==> flow/design.v <==
module b58_cliky
	(
		CLOCK_50,						 
    KEY,
    SW,
    HEX0, HEX1, HEX2, HEX3, HEX4, HEX5, HEX6, HEX7,
		PLOT_X,
		PLOT_Y,
		PLOT_COLOUR,
		PLOT_EN
	);
	input			CLOCK_50;				 
	input   [9:0]   SW;
	input   [3:0]   KEY;
    output 	[6:0]   HEX0, HEX1, HEX2, HEX3, HEX4, HEX5, HEX6, HEX7;
	output	[7:0]	PLOT_X;
	output	[7:0]	PLOT_Y;
	output	[2:0]	PLOT_COLOUR;
	output			PLOT_EN;
   wire resetn;
   assign resetn = SW[0];
	wire [2:0] colour;
	wire [7:0] x;
        wire [7:0] y;
	wire writeEn;
	assign PLOT_X = x;
	assign PLOT_Y = y;
	assign PLOT_COLOUR = colour;
	assign PLOT_EN = writeEn;
   wire [2:0] next_square, curr_square;
   wire [6:0] next_colour;
   wire [2:0] curr_colour;
   wire [3:0] next_mode, curr_mode;
   wire [15:0] score, high_score;
   wire [3:0] lives;
   wire times_up, have_pressed, correct_answer;
   wire [9:0] squares_drawn;
   wire [19:0] current_state, next_state;
   wire [4:0] pressed_key;
   top_clicky top(
   		.clk(CLOCK_50),
   		.resetn(resetn),
   		.restart(SW[9]),
   		.key1(~KEY[3]), .key2(~KEY[2]), .key3(~KEY[1]), .key4(~KEY[0]),
   		.next_square(next_square), 
		.curr_square(curr_square),
   		.next_colour(next_colour), 
   		.curr_colour(curr_colour),
   		.next_mode(next_mode), 
   		.curr_mode(curr_mode),
   		.score(score),
  		.high_score(high_score),
  		.lives(lives),
  		.x(x), 
  		.y(y),  
  		.colour(colour),  
  		.times_up(times_up), 
  		.have_pressed(have_pressed), 
  		.correct_answer(correct_answer),
  		.squares_drawn(squares_drawn),
   		.current_state(current_state), 
   		.next_state(next_state),
   		.pressed_key(pressed_key),
   		.plot(writeEn)  
   		);
      hex_display score_1(
        .IN(score[3:0]),
        .OUT(HEX0)
      );
      hex_display score_2(
        .IN(score[7:4]),
        .OUT(HEX1)
      );
	hex_display high_score_1(
        .IN(high_score[3:0]),
        .OUT(HEX6)
      );
	hex_display high_score_2(
        .IN(high_score[7:4]),
        .OUT(HEX7)
      );
      hex_display lives_count(
        .IN(lives),
        .OUT(HEX4)
      );
	assign HEX5 = 7'b1000111;
	assign HEX3 = 7'b0010010;
	assign HEX2 = 7'b1000110;
endmodule
module hex_display(IN, OUT);
   input [3:0] IN;
	 output reg [6:0] OUT;
	 always @(*)
	 begin
		case(IN[3:0])
			4'b0000: OUT = 7'b1000000;
			4'b0001: OUT = 7'b1111001;
			4'b0010: OUT = 7'b0100100;
			4'b0011: OUT = 7'b0110000;
			4'b0100: OUT = 7'b0011001;
			4'b0101: OUT = 7'b0010010;
			4'b0110: OUT = 7'b0000010;
			4'b0111: OUT = 7'b1111000;
			4'b1000: OUT = 7'b0000000;
			4'b1001: OUT = 7'b0011000;
			4'b1010: OUT = 7'b0001000;
			4'b1011: OUT = 7'b0000011;
			4'b1100: OUT = 7'b1000110;
			4'b1101: OUT = 7'b0100001;
			4'b1110: OUT = 7'b0000110;
			4'b1111: OUT = 7'b0001110;
			default: OUT = 7'b0111111;
		endcase
	end
endmodule
 module top_clicky(
   input clk, resetn, restart,
   input key1, key2, key3, key4,
   output wire [2:0] next_square, curr_square,
   output wire [6:0] next_colour, 
   output wire [2:0] curr_colour,
   output wire [3:0] next_mode,
   output wire [3:0] curr_mode,
   output wire [15:0] score,
   output wire [15:0] high_score,
   output wire [3:0] lives,
   output wire [7:0] x, y,
   output wire [2:0] colour,
   output wire times_up, have_pressed, correct_answer,
   output wire [9:0] squares_drawn,
   output wire [19:0] current_state, next_state,
   output wire [4:0] pressed_key,
   output wire plot
   );
    wire [4:0] ld_w_square;
    wire ld_next_square;
    wire update;
    wire reset, set_answer, drawing_bar;
    clicky_datapath d0(
      .clk(clk),
      .resetn(resetn),
      .start(1'd1),
      .reset(reset),
      .ld_w_square(ld_w_square),
      .ld_next_square(ld_next_square),
      .plot(plot),
      .pressed_key(pressed_key),
      .update(update),
      .set_answer(set_answer),
      .drawing_bar(drawing_bar),
      .times_up(times_up),
      .have_pressed(have_pressed), 
      .correct_answer(correct_answer),
      .squares_drawn(squares_drawn),
      .out_x(x),
      .out_y(y),
      .colour(colour),
      .score(score),
      .high_score(high_score),
      .lives(lives),
      .next_square(next_square),
      .next_colour(next_colour),
      .curr_colour(curr_colour),
      .curr_square(curr_square),
      .next_mode(next_mode),
      .curr_mode(curr_mode)
    );
    clicky_control c0(
      .resetn(resetn),
      .start(1'd1),
      .restart(restart),
      .times_up(times_up),
      .clk(clk),
      .key1(key1), 
      .key2(key2), 
      .key3(key3), 
      .key4(key4),
      .have_pressed(have_pressed), 
      .correct_answer(correct_answer),
      .squares_drawn(squares_drawn),
      .lives(lives), 
      .score(score),
      .ld_w_square(ld_w_square),
      .ld_next_square(ld_next_square),
      .plot(plot),
      .pressed_key(pressed_key),
      .update(update),
      .current_state(current_state), 
      .next_state(next_state),
      .reset(reset),
      .set_answer(set_answer),
      .drawing_bar(drawing_bar)
    );
endmodule
module clicky_control(
    input resetn,
    input start, 
    input restart,
    input times_up,
    input clk,
    input key1, key2, key3, key4,
    input have_pressed, correct_answer,
    input [9:0] squares_drawn,
    input [3:0] lives, 
    input [15:0] score,
    output reg [4:0] ld_w_square,
    output reg ld_next_square,
    output reg plot,
    output reg [4:0] pressed_key,
    output reg update,
    output reg [19:0] current_state, next_state,
    output reg reset,
    output reg set_answer,
    output reg drawing_bar
    );
    localparam
    START		           = 20'd1,
    LOAD_W_SQUARE_1		    =	20'd2,
    DRAW_W_SQUARE_1		    =	20'd3,
    DRAW_W_SQUARE_1_WAIT	    =	20'd4,
    LOAD_W_SQUARE_2		    =	20'd5,
    DRAW_W_SQUARE_2		    =	20'd6,
    DRAW_W_SQUARE_2_WAIT	    =	20'd7,
    LOAD_W_SQUARE_3		    =	20'd8,
    DRAW_W_SQUARE_3		    =	20'd9,
    DRAW_W_SQUARE_3_WAIT	    =	20'd10,
    LOAD_W_SQUARE_4		    =  20'd11,
    DRAW_W_SQUARE_4		    =  20'd12,
    DRAW_W_SQUARE_4_WAIT	    =	20'd13,
    LOAD_NEXT_SQUARE		    =  20'd14,
    DRAW_NEXT_SQUARE		    =	20'd15,
    DRAW_NEXT_SQUARE_WAIT	    =	20'd16,
    LOAD_LEFT_BAR           =    20'd30,
    DRAW_LEFT_BAR           =    20'd31,
    DRAW_LEFT_BAR_WAIT      =    20'd32,
    LOAD_RIGHT_BAR          =    20'd33,
    DRAW_RIGHT_BAR          =    20'd34,
    DRAW_RIGHT_BAR_WAIT     =    20'd35,
    WAIT_ANSWER		    =	20'd17,
    PRESSED_KEY_1_WAIT	    =	20'd19,
    PRESSED_KEY_2_WAIT	    =	20'd21,
    PRESSED_KEY_3_WAIT	    =	20'd23,
    PRESSED_KEY_4_WAIT	    =	20'd25,
    TIMES_UP			    =	20'd26,
    UPDATE_SCORE		    =	20'd27,
    RESTART			   	    =	20'd28,
    RESTART_WAIT	        =   20'd29,
	UPDATE_SCORE_WAIT		=   20'd36;
    always@(*)
    begin: state_table 
            case (current_state)
              START: next_state = start ? LOAD_W_SQUARE_1 : START;
              LOAD_W_SQUARE_1: next_state = DRAW_W_SQUARE_1;
              DRAW_W_SQUARE_1: next_state = (squares_drawn < 10'd256) ? DRAW_W_SQUARE_1 : DRAW_W_SQUARE_1_WAIT;
              DRAW_W_SQUARE_1_WAIT: next_state = LOAD_W_SQUARE_2;
              LOAD_W_SQUARE_2: next_state = DRAW_W_SQUARE_2;
              DRAW_W_SQUARE_2: next_state = (squares_drawn < 10'd256) ? DRAW_W_SQUARE_2 : DRAW_W_SQUARE_2_WAIT;
              DRAW_W_SQUARE_2_WAIT: next_state = LOAD_W_SQUARE_3;
              LOAD_W_SQUARE_3: next_state = DRAW_W_SQUARE_3;
              DRAW_W_SQUARE_3: next_state = (squares_drawn < 10'd256) ? DRAW_W_SQUARE_3 : DRAW_W_SQUARE_3_WAIT;
              DRAW_W_SQUARE_3_WAIT: next_state = LOAD_W_SQUARE_4;
              LOAD_W_SQUARE_4: next_state = DRAW_W_SQUARE_4;
              DRAW_W_SQUARE_4: next_state = (squares_drawn < 10'd256) ? DRAW_W_SQUARE_4 : DRAW_W_SQUARE_4_WAIT;
              DRAW_W_SQUARE_4_WAIT: next_state = LOAD_NEXT_SQUARE;
              LOAD_NEXT_SQUARE: next_state = DRAW_NEXT_SQUARE;
              DRAW_NEXT_SQUARE: next_state = (squares_drawn < 10'd256) ? DRAW_NEXT_SQUARE : DRAW_NEXT_SQUARE_WAIT;
              DRAW_NEXT_SQUARE_WAIT: next_state = LOAD_LEFT_BAR;
              LOAD_LEFT_BAR: next_state = DRAW_LEFT_BAR;
              DRAW_LEFT_BAR: next_state = (squares_drawn < 10'd480) ? DRAW_LEFT_BAR : DRAW_LEFT_BAR_WAIT;
              DRAW_LEFT_BAR_WAIT: next_state = LOAD_RIGHT_BAR;
              LOAD_RIGHT_BAR: next_state = DRAW_RIGHT_BAR;
              DRAW_RIGHT_BAR: next_state = (squares_drawn < 10'd480) ? DRAW_RIGHT_BAR : DRAW_RIGHT_BAR_WAIT;
              DRAW_RIGHT_BAR_WAIT: next_state = WAIT_ANSWER;
              WAIT_ANSWER:
                    begin
		              if (times_up == 1'b1)
                            next_state = TIMES_UP;
                      else if ((key1 == 1'b1) && (have_pressed == 1'b0))
                        	next_state = PRESSED_KEY_1_WAIT;
                      else if ((key2 == 1'b1) && (have_pressed == 1'b0))
                        	next_state = PRESSED_KEY_2_WAIT;
                      else if ((key3 == 1'b1) && (have_pressed == 1'b0))
                        	next_state = PRESSED_KEY_3_WAIT;
                      else if ((key4 == 1'b1) && (have_pressed == 1'b0))
                        	next_state = PRESSED_KEY_4_WAIT;
                      else
                        	next_state = WAIT_ANSWER;	
                    end
		    PRESSED_KEY_1_WAIT:
			begin
				if ((times_up == 1'b0) && (key1 == 1'b0))
					next_state = WAIT_ANSWER;
				else if (times_up == 1'b1)
					next_state = TIMES_UP;
				else
					next_state = PRESSED_KEY_1_WAIT;
			end
            PRESSED_KEY_2_WAIT:
			begin
				if ((times_up == 1'b0) && (key2 == 1'b0))
					next_state = WAIT_ANSWER;
				else if (times_up == 1'b1)
					next_state = TIMES_UP;
				else
					next_state = PRESSED_KEY_2_WAIT;
			end
            PRESSED_KEY_3_WAIT:
			begin
				if ((times_up == 1'b0) && (key3 == 1'b0))
					next_state = WAIT_ANSWER;
				else if (times_up == 1'b1)
					next_state = TIMES_UP;
				else
					next_state = PRESSED_KEY_3_WAIT;
			end
            PRESSED_KEY_4_WAIT:
			begin
				if ((times_up == 1'b0) && (key4 == 1'b0))
					next_state = WAIT_ANSWER;
				else if (times_up == 1'b1)
					next_state = TIMES_UP;
				else
					next_state = PRESSED_KEY_4_WAIT;
			end
                TIMES_UP: next_state = UPDATE_SCORE;
                UPDATE_SCORE: next_state = UPDATE_SCORE_WAIT;
					 UPDATE_SCORE_WAIT: next_state = (lives != 4'd0) ? LOAD_W_SQUARE_1 : RESTART;
                RESTART: next_state = restart ? RESTART_WAIT : RESTART;
                RESTART_WAIT: next_state = restart ? RESTART_WAIT : START;
            default:     next_state = START;
        endcase
    end
    always @(*)
    begin: enable_signals
	    set_answer = 1'b0;
      	reset = 1'b0;
      	ld_w_square = 5'd0;
		ld_next_square = 1'b0;
      	plot = 1'b0;
		pressed_key = 5'd0;
		update = 1'b0;
		drawing_bar = 1'b0;
        case (current_state)
           START:
             	begin
                reset = 1'b1;
                end
           LOAD_W_SQUARE_1: 
                begin
                set_answer = 1'b1;
                ld_w_square = 5'd1;
                end
           LOAD_W_SQUARE_2: 
                begin
                ld_w_square = 5'd2;
                end
           LOAD_W_SQUARE_3: 
                begin
                ld_w_square = 5'd3;
                end
           LOAD_W_SQUARE_4: 
                begin
                ld_w_square = 5'd4;
                end
           LOAD_NEXT_SQUARE: 
                begin
                ld_next_square = 1'b1;
                end
           LOAD_LEFT_BAR:
                begin
                ld_w_square = 5'd5;
                end
           LOAD_RIGHT_BAR:
                begin
                ld_w_square = 5'd6;
                end
           DRAW_W_SQUARE_1:
             	begin
                plot = 1'b1;
                end
           DRAW_W_SQUARE_2:
             	begin
                plot = 1'b1;
                end
           DRAW_W_SQUARE_3:
             	begin
                plot = 1'b1;
                end
           DRAW_W_SQUARE_4:
             	begin
                plot = 1'b1;
                end
           DRAW_NEXT_SQUARE:
             	begin
                plot = 1'b1;
                end
           DRAW_LEFT_BAR:
             	begin
                plot = 1'b1;
                drawing_bar = 1'b1;
                end
           DRAW_RIGHT_BAR:
             	begin
                plot = 1'b1;
                drawing_bar = 1'b1;
                end
           PRESSED_KEY_1_WAIT:
                begin
                pressed_key = 5'd1;
                end
           PRESSED_KEY_2_WAIT:
                begin
                pressed_key = 5'd2;
                end
           PRESSED_KEY_3_WAIT:
                begin
                pressed_key = 5'd3;
                end
           PRESSED_KEY_4_WAIT:
           	    begin
                pressed_key = 5'd4;
                end
           UPDATE_SCORE:
             	begin
                update = 1'b1;
                end
        endcase
    end 
    always@(posedge clk)
    begin: state_FFs
      if(!resetn || !start)
            current_state <= START;
        else
            current_state <= next_state;
    end 
endmodule
module clicky_datapath(
   input clk,
   input resetn,
   input start,
   input reset,
   input [4:0] ld_w_square,
   input ld_next_square,
   input plot,
   input [4:0] pressed_key,
   input update,
   input set_answer,
   input drawing_bar,
   output times_up,
   output reg have_pressed, correct_answer,
   output reg [9:0] squares_drawn,  
   output reg [7:0] out_x, out_y,
   output reg [2:0] colour, 
   output reg [15:0] score,
   output reg [15:0] high_score,
   output reg [3:0] lives,  
   output reg [2:0] next_square,
   output reg [6:0] next_colour,
   output reg [2:0] curr_colour,
   output reg [2:0] curr_square,
   output reg [3:0] next_mode,
   output reg [3:0] curr_mode
    );
    localparam
    w_square_1_x		=	8'd30,
    w_square_1_y		=	8'd52,
    w_square_2_x		=	8'd60,
    w_square_2_y		=	8'd52,
    w_square_3_x		=	8'd90,
    w_square_3_y		=	8'd52,
    w_square_4_x		=	8'd120,
    w_square_4_y		=	8'd52,
    left_bar_x          =   8'd0,
    right_bar_x         =   8'd156,
    bar_y               =   8'd0,
    black			=      3'b000,
    blue			=      3'b001,
    green			=      3'b010,
    cyan			=      3'b011,
    red			    =	   3'b100,
    pink			=      3'b101,
    yellow			=	   3'b110,
    white		    =	   3'b111;
    reg [17:0] max_count;
    reg inc_life, dec_life, inc_speed, dec_speed, inc_score, dec_score;
   rate_divider rate_div(
   			.clk(clk), 
   			.resetn(resetn),
   			.reset(reset), 
   			.max_count(max_count),
   		    .enable(times_up)
   		    );
   reg [7:0] x,y;
   reg [2:0] c;  
   reg [9:0] ct;
   wire [3:0] x_add = ct[3:0];
   wire [3:0] y_add = ct[7:4];
   wire [1:0] x_add_bar = ct[1:0];
   wire [7:0] y_add_bar = ct[9:2];
   always @(posedge clk)
   begin
		if (next_square >= 3'd4)
		    next_square <= 3'd0;
		else
		    next_square <= next_square + 3'd1;
		if (next_colour >= 7'd100)
		    next_colour <= 7'd0;
		else
		    next_colour <= next_colour + 7'd1;
		if (next_mode >= 4'd10)
		    next_mode <= 4'd0;
		else
		    next_mode <= next_mode + 7'd1;
       if (set_answer == 1'b1)
           correct_answer <= 1'b0;
        if (reset == 1'b1)
        begin
        x <= 8'd0;
        y <= 8'd0;
        c <= 3'd0;
        inc_speed <= 0;
        dec_speed <= 0;
        inc_life <= 0;
		  dec_life <= 0;
		  inc_score <= 0;
		  dec_score <= 0;
        have_pressed <= 1'd0;
        lives <= 4'd3;
        score <= 16'd0;
		  max_count <= 18'd18_000;
		  curr_mode <= 0;
        end
        if (update == 1'b1)
        begin
					 if (inc_speed)
    	            max_count <= max_count - (18'd1_000);
                if (dec_speed)
                    max_count <= max_count + (18'd1_000);
                if (inc_score)
					     begin
                    score <= score + 1;
						  if (high_score <= score+1)
								high_score <= score +1;
						  end
                if (dec_score)
                    score <= score - 1;
                if (inc_life)
                    lives <= lives + 1;
                if ((dec_life) & (lives != 0)) 
                    lives <= lives - 1;
					 if ((have_pressed == 1'b0) && ((curr_colour == 3'd0) || (curr_colour == 3'd1)) && (lives != 3'd0))
					     lives <= lives -1;
		    if (curr_mode == 4'd0)      
		    begin
		        if (next_mode == 4'd1)   
		            curr_mode <= 4'd1;
		    end
		    else if (curr_mode == 4'd3)  
		        curr_mode <= 4'd0;
		    else                         
		        curr_mode <= curr_mode + 4'd1;
        end
        if (pressed_key == 5'd1)
            begin
            inc_speed <= 0;
            dec_speed <= 0;
            inc_life <= 0;
            dec_life <= 0;
            inc_score <= 0;
            dec_score <= 0;
            if (curr_mode == 4'd0)
            begin
                if (curr_colour == 3'd4 && curr_square == 3'd1)
                begin
                	inc_speed <= 1'b1;
                end
                else if (curr_colour == 3'd3 && curr_square == 3'd1)
                begin
                        dec_speed <= 1'b1;
                end
                else if (curr_colour == 3'd2 && curr_square == 3'd1)
                begin
                        inc_life <= 1'b1;
                end
                else if (curr_colour == 3'd1)
                begin
                    if (curr_square == 3'd1)
                        inc_score <= 1'b1;
                    else
                        dec_life <= 1'b1;
                end
                else if (curr_colour == 3'd0)
                begin
                    if (curr_square != 3'd1)
                        inc_score <= 1'b1;
                    else
                        dec_life <= 1'b1;
                end
            end
         	else
         	begin
                if (curr_colour == 3'd4 && curr_square == 3'd1)
                begin
                    dec_speed <= 1'b1;
                end
                else if (curr_colour == 3'd3 && curr_square == 3'd1)
                begin
                    inc_speed <= 1'b1;
                end
                else if (curr_colour == 3'd2 && curr_square == 3'd1)
                begin
                     dec_life <= 1'b1;
                end
                else if (curr_colour == 3'd0)
                begin
                    if (curr_square == 3'd1)
                        inc_score <= 1'b1;
                    else
                        dec_life <= 1'b1;
                end
                else if (curr_colour == 3'd1)
                begin
                    if (curr_square != 3'd1)
                        inc_score <= 1'b1;
                    else
                        dec_life <= 1'b1;
                end
         	end    
            have_pressed <= 1'b1;
            end
        if (pressed_key == 5'd2)
            begin
            inc_speed <= 0;
            dec_speed <= 0;
            inc_life <= 0;
            dec_life <= 0;
            inc_score <= 0;
            dec_score <= 0;
            if (curr_mode == 4'd0)
            begin
                if (curr_colour == 3'd4 && curr_square == 3'd2)
                begin
                	inc_speed <= 1'b1;
                end
                else if (curr_colour == 3'd3 && curr_square == 3'd2)
                begin
                        dec_speed <= 1'b1;
                end
                else if (curr_colour == 3'd2 && curr_square == 3'd2)
                begin
                        inc_life <= 1'b1;
                end
                else if (curr_colour == 3'd1)
                begin
                    if (curr_square == 3'd2)
                        inc_score <= 1'b1;
                    else
                        dec_life <= 1'b1;
                end
                else if (curr_colour == 3'd0)
                begin
                    if (curr_square != 3'd2)
                        inc_score <= 1'b1;
                    else
                        dec_life <= 1'b1;
                end
            end
         	else
         	begin
                if (curr_colour == 3'd4 && curr_square == 3'd2)
                begin
                    dec_speed <= 1'b1;
                end
                else if (curr_colour == 3'd3 && curr_square == 3'd2)
                begin
                    inc_speed <= 1'b1;
                end
                else if (curr_colour == 3'd2 && curr_square == 3'd2)
                begin
                     dec_life <= 1'b1;
                end
                else if (curr_colour == 3'd0)
                begin
                    if (curr_square == 3'd2)
                        inc_score <= 1'b1;
                    else
                        dec_life <= 1'b1;
                end
                else if (curr_colour == 3'd1)
                begin
                    if (curr_square != 3'd2)
                        inc_score <= 1'b1;
                    else
                        dec_life <= 1'b1;
                end
         	end    
            have_pressed <= 1'b1;
            end
        if (pressed_key == 5'd3)
            begin
            inc_speed <= 0;
            dec_speed <= 0;
            inc_life <= 0;
            dec_life <= 0;
            inc_score <= 0;
            dec_score <= 0;
            if (curr_mode == 4'd0)
            begin
                if (curr_colour == 3'd4 && curr_square == 3'd3)
                begin
                	inc_speed <= 1'b1;
                end
                else if (curr_colour == 3'd3 && curr_square == 3'd3)
                begin
                        dec_speed <= 1'b1;
                end
                else if (curr_colour == 3'd2 && curr_square == 3'd3)
                begin
                        inc_life <= 1'b1;
                end
                else if (curr_colour == 3'd1)
                begin
                    if (curr_square == 3'd3)
                        inc_score <= 1'b1;
                    else
                        dec_life <= 1'b1;
                end
                else if (curr_colour == 3'd0)
                begin
                    if (curr_square != 3'd3)
                        inc_score <= 1'b1;
                    else
                        dec_life <= 1'b1;
                end
            end
         	else
         	begin
                if (curr_colour == 3'd4 && curr_square == 3'd3)
                begin
                    dec_speed <= 1'b1;
                end
                else if (curr_colour == 3'd3 && curr_square == 3'd3)
                begin
                    inc_speed <= 1'b1;
                end
                else if (curr_colour == 3'd2 && curr_square == 3'd3)
                begin
                     dec_life <= 1'b1;
                end
                else if (curr_colour == 3'd0)
                begin
                    if (curr_square == 3'd3)
                        inc_score <= 1'b1;
                    else
                        dec_life <= 1'b1;
                end
                else if (curr_colour == 3'd1)
                begin
                    if (curr_square != 3'd3)
                        inc_score <= 1'b1;
                    else
                        dec_life <= 1'b1;
                end
         	end    
            have_pressed <= 1'b1;
            end
        if (pressed_key == 5'd4)
            begin
            inc_speed <= 0;
            dec_speed <= 0;
            inc_life <= 0;
            dec_life <= 0;
            inc_score <= 0;
            dec_score <= 0;
            if (curr_mode == 4'd0)
            begin
                if (curr_colour == 3'd4 && curr_square == 3'd4)
                begin
                	inc_speed <= 1'b1;
                end
                else if (curr_colour == 3'd3 && curr_square == 3'd4)
                begin
                        dec_speed <= 1'b1;
                end
                else if (curr_colour == 3'd2 && curr_square == 3'd4)
                begin
                        inc_life <= 1'b1;
                end
                else if (curr_colour == 3'd1)
                begin
                    if (curr_square == 3'd4)
                        inc_score <= 1'b1;
                    else
                        dec_life <= 1'b1;
                end
                else if (curr_colour == 3'd0)
                begin
                    if (curr_square != 3'd4)
                        inc_score <= 1'b1;
                    else
                        dec_life <= 1'b1;
                end
            end
         	else
         	begin
                if (curr_colour == 3'd4 && curr_square == 3'd4)
                begin
                    dec_speed <= 1'b1;
                end
                else if (curr_colour == 3'd3 && curr_square == 3'd4)
                begin
                    inc_speed <= 1'b1;
                end
                else if (curr_colour == 3'd2 && curr_square == 3'd4)
                begin
                     dec_life <= 1'b1;
                end
                else if (curr_colour == 3'd0)
                begin
                    if (curr_square == 3'd4)
                        inc_score <= 1'b1;
                    else
                        dec_life <= 1'b1;
                end
                else if (curr_colour == 3'd1)
                begin
                    if (curr_square != 3'd4)
                        inc_score <= 1'b1;
                    else
                        dec_life <= 1'b1;
                end
         	end    
            have_pressed <= 1'b1;
            end
        if (ld_w_square == 5'd1)
        begin
		      have_pressed <= 1'd0;
            x <= w_square_1_x;
            y <= w_square_1_y;
            c <= white;
				inc_speed <= 0;
            dec_speed <= 0;
            inc_life <= 0;
            dec_life <= 0;
            inc_score <= 0;
            dec_score <= 0;
        end
        else if (ld_w_square == 5'd2)
        begin
            x <= w_square_2_x;
            y <= w_square_2_y;
            c <= white;
        end
        else if (ld_w_square == 5'd3)
        begin
            x <= w_square_3_x;
            y <= w_square_3_y;
            c <= white;
        end
        else if (ld_w_square == 5'd4)
        begin
            x <= w_square_4_x;
            y <= w_square_4_y;
            c <= white;
        end
        else if (ld_w_square == 5'd5)
        begin
            x <= left_bar_x;
            y <= bar_y;
            if (curr_mode == 4'd0)
                c <= black;
            else
                c <= red;
        end
        else if (ld_w_square == 5'd6)
        begin
            x <= right_bar_x;
            y <= bar_y;
            if (curr_mode == 4'd0)
                c <= black;
            else
                c <= red;
        end
       if (ld_next_square == 1'b1)
       begin
	    if (score%5 == 4)
	    begin
	        max_count <= max_count - (18'd1_000);
	    end
	    if (next_colour >= 7'd0 && next_colour <= 7'd44)
	    begin
	            c <= red;
                curr_colour <= 3'd1;
        end
	    else if (next_colour >= 7'd45 && next_colour <= 7'd89)
	    begin
	            c <= yellow;
                curr_colour <= 3'd0;
        end
	    else if (next_colour >= 7'd90 && next_colour <= 7'd94)
	    begin
	            c <= green;
                curr_colour <= 3'd2;
        end
	    else if (next_colour >= 7'd95 && next_colour <= 7'd97)
	    begin
                c <= pink;
                curr_colour <= 3'd4;
        end
	    else if (next_colour >= 7'd98 && next_colour <= 7'd100)
	    begin
		        c <= cyan;
                curr_colour <= 3'd3;
        end
            if (next_square == 3'd1)
            begin
            	x <= w_square_1_x;
            	y <= w_square_1_y;
              	curr_square <= 3'd1;
            end
            else if (next_square == 3'd2)
            begin
            	x <= w_square_2_x;
            	y <= w_square_2_y;
                curr_square <= 3'd2;
            end
            else if (next_square == 3'd3)
            begin
            	x <= w_square_3_x;
            	y <= w_square_3_y;
                curr_square <= 3'd3;
            end
            else if (next_square == 3'd4)
            begin
            	x <= w_square_4_x;
            	y <= w_square_4_y;
                curr_square <= 3'd4;
            end
        end
        if (plot == 1'b0)
            ct <= 0;
        else if (ct == 10'd1023)
            begin
            ct <= 0;
            end
        else if (plot == 1'b1)
            ct <= ct + 1'b1;
        else
            ct <= ct;
        if (plot == 1'b0) 
        begin
            out_x <= 8'b0000_0000;
            out_y <= 8'b0000_0000;
            colour <= 3'b000;
            squares_drawn <= 10'd0;
        end
        else
        begin
            if (drawing_bar == 1'b1)
            begin
                out_x <= x + x_add_bar;
                out_y <= y + y_add_bar;
                colour <= c;
            end
            else
            begin
                out_x <= x + x_add;
                out_y <= y + y_add;
                colour <= c;
            end
            squares_drawn <= squares_drawn + 10'd1;
        end
        if (!resetn)
        begin
            lives <= 4'd3;
            score <= 16'd0;
            have_pressed <= 1'b0;
            correct_answer <= 1'b0;
            next_square <= 3'd1;
            next_colour <= 7'd0;
            squares_drawn <= 10'd0;
            max_count <= 18'd18_000;
            high_score <= 16'd0;
            inc_life <= 0;
            dec_life <= 0;
            inc_speed <= 0;
            dec_speed <= 0;
            inc_score <= 0;
            dec_score <= 0;
            curr_mode <= 0;
            next_mode <= 0;
            curr_colour <= 3'd0;
            curr_square <= 3'd0;
            x <= 8'd0;
            y <= 8'd0;
            c <= 3'd0;
            ct <= 10'd0;
            out_x <= 8'd0;
            out_y <= 8'd0;
            colour <= 3'd0;
        end
    end
endmodule
module rate_divider(
  	input clk,
  	input resetn,
	input reset,
  	input [17:0] max_count, 
  	output reg enable
    );
  	reg [17:0] ct;
    always @(posedge clk)
    begin
		  if (!resetn)
		  begin
		      ct <= 18'd0;
				enable <= 1'b0;
		  end
		  else if (reset)
		  begin
		      ct <= max_count - 1;
				enable <= 1'b0;
		  end
        else if (ct > 0)
        begin
            ct <= ct - 18'd1;
      		enable <= 1'b0;
        end
        else
        begin
            ct <= max_count;
          	enable <= 1'b1;
        end
    end
endmodule
Step by step through the tools: b58_cliky
The steps from the RTL of b58_cliky to its reports follow in flow order.
Lines are those of the file above, counted from 1.
Cell names lack the library's common part.
The mark - stands for no value.
- top module: b58_cliky
- clock port: CLOCK_50
- cell library: sky130hd
- timing corner: tt_025C_1v80

Word level
Source: Yosys, flattened and elaborated, memories not mapped. Widths are those after wreduce. Print and check cells do not count.
Yosys's memory passes give these memory sizes; they may raise the number of words (mostly to a power of two), join words into wider ones and drop unused or constant bits.
- memory bits (read-only): 1328
- memories kept: 6
- clocked read ports x word width: 47
- register bits after elaboration at 181
- output and inout port bits at 76
- memories (memory ; words ; width ; rd ports ; write ports ; RTL line ; source):
    (no name shown) ; 64 ; 12 ; 1 ; 0 ; 343 ; case (current_state)
    (no name shown) ; 16 ; 7 ; 1 ; 0 ; 95 ; case(IN[3:0])
    (no name shown) ; 16 ; 7 ; 1 ; 0 ; 95 ;
    (no name shown) ; 16 ; 7 ; 1 ; 0 ; 95 ;
    (no name shown) ; 16 ; 7 ; 1 ; 0 ; 95 ;
    (no name shown) ; 16 ; 7 ; 1 ; 0 ; 95 ;
- reductions and logical operators at 45
- magnitude comparators at 17
- eq/ne operators at 62
- noted div/mod/pow operators: 1
- add/subtract/negate cells: 17
- noted multiplexer cells: 270
- noted bitwise gates (word level): 9
- operators with widths (cell ; count):
    equality test 20 x 5 -> 1 bit (second input constant) ; 12
    two-way mux 8 bit ; 26
    case mux 6 bit (select 32 bit) ; 1
    two-way mux 1 bit ; 171
    equality test 20 x 4 -> 1 bit (second input constant) ; 8
    two-way mux 18 bit ; 8
    two-way mux 4 bit ; 29
    equality test 20 x 6 -> 1 bit (second input constant) ; 5
    remainder unit 16 x 3 -> 32 bit (second input constant) ; 1
    equality test 20 x 3 -> 1 bit (second input constant) ; 4
    two-way mux 3 bit ; 24
    two-way mux 16 bit ; 4
    equality test 20 x 2 -> 1 bit (second input constant) ; 2
    subtractor 18 x 1 -> 18 bit (second input constant) ; 2
    <= comparator 16 x 32 -> 1 bit ; 1
    equality test 32 x 3 -> 1 bit (second input constant) ; 1
    >= comparator 7 bit (second input constant) ; 4
    <= comparator 7 bit (second input constant) ; 4
    logical AND 1 bit ; 27
    adder 10 x 1 -> 10 bit (second input constant) ; 2
    less-than comparator 10 x 9 -> 1 bit (second input constant) ; 2
    equality test 20 x 1 -> 1 bit (second input constant) ; 1
    equality test 5 x 2 -> 1 bit (second input constant) ; 4
    equality test 5 x 3 -> 1 bit (second input constant) ; 4
    > comparator 18 x 1 -> 1 bit (second input constant) ; 1
    adder 18 x 10 -> 18 bit (second input constant) ; 1
    subtractor 18 x 10 -> 18 bit (second input constant) ; 1
    equality test 3 x 2 -> 1 bit (second input constant) ; 6
Other operator kinds: 37; their cells: 65.

Depth
Depth = most cells in a row (Yosys ltp): at word level without a register or memory, in the mapped netlist without a sequential cell, where the memories' decode and read muxes count.
- noted depth after elaboration: 15
- noted ABC_AREA: 0
- noted mapped depth: 50
- depth with buffers taken out: 41

Mapped cells and area
The flow's flattened synthesis, as Yosys stat reports it; memories are mapped. The netlist is that of the ABC_AREA named above (0 if unset); the other value can give another one.
- mapped cells at 2625
- area of sequential cells: 4344.2 µm²
- noted chip area (Yosys): 18994.5 µm²
- flip-flop cells at 217
- cell types (cell ; count ; total area (µm²)):
    dfxtp_1 ; 217 ; 4.34E+03
    nor2_1 ; 308 ; 1.16E+03
    ha_1 ; 86 ; 1.08E+03
    a21oi_1 ; 200 ; 1000.96
    nand2_1 ; 247 ; 927.139
    o21ai_0 ; 159 ; 795.763
    xnor2_1 ; 81 ; 709.43
    mux2i_1 ; 47 ; 470.451
    nand3_1 ; 92 ; 460.442
    clkbuf_1 ; 113 ; 424.157
    nor3_1 ; 80 ; 400.384
    inv_1 ; 106 ; 397.882
    xor2_1 ; 42 ; 367.853
    a31oi_1 ; 43 ; 269.008
    a21o_1 ; 34 ; 255.245
    and2_1 ; 34 ; 212.704
    nand4_1 ; 33 ; 206.448
    a211oi_1 ; 27 ; 202.694
Other cell types: 98; their cells: 676.
By module: a second synthesis without flattening, with its own total; a netlist apart from the flattened one above.
- cell total of the unflattened synthesis at 2535
- noted area (unflattened synthesis): 18749.2 µm²
Rows give one instance, submodules left out.
- by module (module ; instances ; cells ; area (µm²)):
    clicky_datapath ; 1 ; 1911 ; 13870.8
    clicky_control ; 1 ; 238 ; 1963.1
    rate_divider ; 1 ; 183 ; 1392.6
    hex_display ; 5 ; 35 ; 267.8
    b58_cliky ; 1 ; 27 ; 180.2
    top_clicky ; 1 ; 1 ; 3.8

Worst setup path after synthesis
Path of least setup slack by OpenSTA after synthesis, without wires, with an ideal clock, recovery checks aside; 20% of the period is set as input and as output delay. Where synthesis merged equal registers, the netlist keeps one of their names.
- path type: register to register
- start point: register (name not given)
- end point: register top.d0.max_count[9]
- period: 16.0 ns
- path slack: 5.203 ns
- noted arrival time: 10.728 ns
- launch time at the first pin: 0.000 ns
- path delay at 10.797 ns
- driving pins on the path: 47
- noted data required time: 15.931 ns
- period reached after synthesis at 10.797 ns
"path delay" is the arrival time less input delay plus setup time.
"driving pins on the path" counts driving pins, that of a launching flip-flop among them; a cell with two outputs on the path counts twice.
"period reached after synthesis" = period - worst setup slack (recovery checks aside). The figure is calculated, with input and output delays left at 20% of the set period.
Between the ends stands the longest chain of elaborated cells between them, by number of cells; it is not shown to be the way that was timed. Of several equally long chains one is given.
Each line given opens the expression or statement behind the cell; cells for indexed reads and writes are added by Yosys, which also makes memories of some case tables.
A register here has more assigning lines than the two given.
- cell sequence: dfxtp_1 buf_2 nor2_2 inv_2 ha_1 nor2b_1 buf_2 a31oi_1 o21ai_1 or4_4 o211a_1 buf_6 o32ai_4 xnor2_1 or4_4 or2_1 o21a_1 or3_1 [11 not listed] nor4_2 o21ai_2 xnor2_2 ha_1 o21ai_0 mux2i_1 o21ai_1 nand3_1 nor3_2 mux2_4 buf_2 o21ai_1 o31ai_1 nor4_1 o211ai_1 nor3_4 mux2_2 o21ai_1
- cells in the longest elaborated chain at 4
- elaborated cells between the ends (all ways) at 4
- source lines of those cells at 2
- those cells by class: 1 x div; 1 x eq/ne; 2 x mux
- ends and longest elaborated chain, after synthesis (element ; RTL line ; source):
    start: declaration ; 454 ;
    start: assignment ; 541 ;
    start: assignment ; 546 ;
    remainder unit 16 x 3 -> 32 bit ; 886 ;
    equality test 32 x 3 -> 1 bit ; 886 ;
    two-way mux 18 bit ; 886 ;
    two-way mux 18 bit ; 884 ; if (ld_next_square == 1'b1)
    end: assignment ; 538 ; max_count <= max_count + (18'd1_000);
    end: assignment ; 888 ; max_count <= max_count - (18'd1_000);
    end: declaration ; 484 ; reg [17:0] max_count;

Timing after layout
From the final timing report of entry A: the path of least setup slack in the routed layout; clock arrival at registers is part of the times.
- path type: register to register
- start point: register (name not given)
- end point: register top.d0.max_count[3]
- period: 20.4 ns
- noted arrival time: 16.64 ns
- driving pins on the path: 41
- path slack: 4.26 ns
- noted data required time: 20.90 ns
- launch time at the first pin: 0.60 ns
Between the ends stands the longest chain of elaborated cells between them, by number of cells; it is not shown to be the way that was timed. Of several equally long chains one is given.
A register here has more assigning lines than the two given.
- cell sequence: dfxtp_1 nor2_2 inv_2 ha_1 nor2b_1 a31oi_1 o21ai_1 or4_4 o211a_1 mux2_2 o32a_1 or4_4 nor2_1 o221ai_1 a31oi_1 nor3_1 a211oi_1 or4_4 [5 not listed] and4b_1 and2_1 o21ai_2 xnor2_2 ha_1 o21ai_0 mux2i_1 o21ai_1 nand3_1 nor3_2 mux2_4 o21ai_1 o31ai_1 nor4_1 o211ai_1 o31ai_1 mux2i_1 and2_1
- cells in the longest elaborated chain at 4
- elaborated cells between the ends (all ways) at 4
- source lines of those cells at 2
- those cells by class: 1 x div; 1 x eq/ne; 2 x mux
- ends and longest elaborated chain, after layout (element ; RTL line ; source):
    start: declaration ; 454 ;
    start: assignment ; 541 ;
    start: assignment ; 546 ;
    remainder unit 16 x 3 -> 32 bit ; 886 ;
    equality test 32 x 3 -> 1 bit ; 886 ;
    two-way mux 18 bit ; 886 ;
    two-way mux 18 bit ; 884 ; if (ld_next_square == 1'b1)
    end: assignment ; 538 ; max_count <= max_count + (18'd1_000);
    end: assignment ; 888 ; max_count <= max_count - (18'd1_000);
    end: declaration ; 484 ; reg [17:0] max_count;

Wiki page: b58_cliky / flow data

4 stored runs of b58_cliky in the flow (synthesis by Yosys, layout by OpenROAD, sky130hd cells), in arbitrary order. Constraints: input delay and output delay 20% of the set period each, output load 0.01 pF.
"achieved period" means the clock period less the worst setup slack. The figure is calculated, with input and output delays left at 20% of the set period.
"allowed time less slack (worst setup path)" means the part of the period allowed to the worst setup path (the constraints hold back 20% at inputs and 20% at outputs) less its slack; where the path has registers, the arrival times of their clocks count too.
"total power of the final layout": no workload was simulated; the value follows from the tool's default switching activity.

Entry A
Settings were CELL_PAD_IN_SITES_DETAIL_PLACEMENT = 0; CORE_MARGIN = 6; CORE_UTILIZATION = 32; GPL_ROUTABILITY_DRIVEN = 0; HOLD_SLACK_MARGIN = -0.01; MAX_ROUTING_LAYER = met5; MIN_ROUTING_LAYER = met2; PLACE_DENSITY_LB_ADDON = 0.04; SETUP_SLACK_MARGIN = 2.42; TNS_END_PERCENT = 40; period_ns = 20.4; CAP_MARGIN = 20; SLEW_MARGIN = 20
- worst hold slack in the final report: 0.453 ns
- total negative setup slack: 0.000 ns
- total power of the final layout: 1.250 mW
- allowed time less slack (worst setup path) at 16.14 ns
- critical path kind: register to register
- achieved period: 16.138 ns
- die footprint: 65349.3 µm²
- noted the synthesized cell area: 18994.5 µm²
- area of the standard cells in the finished layout: 21025.2 µm²
- smallest setup slack: 4.262 ns
- post-layout utilization: 0.362

Entry B
Settings were ABC_AREA = 0; CAP_MARGIN = 25; CELL_PAD_IN_SITES_DETAIL_PLACEMENT = 1; CELL_PAD_IN_SITES_GLOBAL_PLACEMENT = 1; CORE_ASPECT_RATIO = 1.44; CORE_UTILIZATION = 24; GPL_ROUTABILITY_DRIVEN = 0; GPL_TIMING_DRIVEN = 1; HOLD_SLACK_MARGIN = 0.15; MAX_ROUTING_LAYER = met4; MIN_ROUTING_LAYER = met2; PLACE_DENSITY_LB_ADDON = 0.26; SLEW_MARGIN = 30; TNS_END_PERCENT = 5; period_ns = 8.95; CORE_MARGIN = 2
- total power of the final layout: 2.828 mW
- worst hold slack in the final report: 0.459 ns
- smallest setup slack: -1.718 ns
- noted the synthesized cell area: 18994.5 µm²
- achieved period: 10.668 ns
- allowed time less slack (worst setup path) at 10.67 ns
- critical path kind: register to register
- area of the standard cells in the finished layout: 25654.6 µm²
- post-layout utilization: 0.328
- die footprint: 81447.0 µm²
- total negative setup slack: -29.515 ns

Entry C
Settings were CORE_UTILIZATION = 40; PLACE_DENSITY = 0.6; period_ns = 15.2; CAP_MARGIN = 20; CORE_MARGIN = 2; SLEW_MARGIN = 20
- area of the standard cells in the finished layout: 20682.3 µm²
- allowed time less slack (worst setup path) at 14.23 ns
- critical path kind: register to register
- achieved period: 14.226 ns
- die footprint: 49246.3 µm²
- total power of the final layout: 1.560 mW
- smallest setup slack: 0.974 ns
- noted the synthesized cell area: 18994.5 µm²
- post-layout utilization: 0.442
- worst hold slack in the final report: 0.452 ns
- total negative setup slack: 0.000 ns

Entry D
Settings were CORE_ASPECT_RATIO = 1.37; SLEW_MARGIN = 30; TNS_END_PERCENT = 5; period_ns = 16.0; CAP_MARGIN = 20; CORE_MARGIN = 2; CORE_UTILIZATION = 40
- worst hold slack in the final report: 0.447 ns
- allowed time less slack (worst setup path) at 14.81 ns
- critical path kind: register to register
- achieved period: 14.811 ns
- area of the standard cells in the finished layout: 20803.7 µm²
- total power of the final layout: 1.543 mW
- die footprint: 49266.7 µm²
- smallest setup slack: 1.189 ns
- noted the synthesized cell area: 18994.5 µm²
- total negative setup slack: 0.000 ns
- post-layout utilization: 0.443
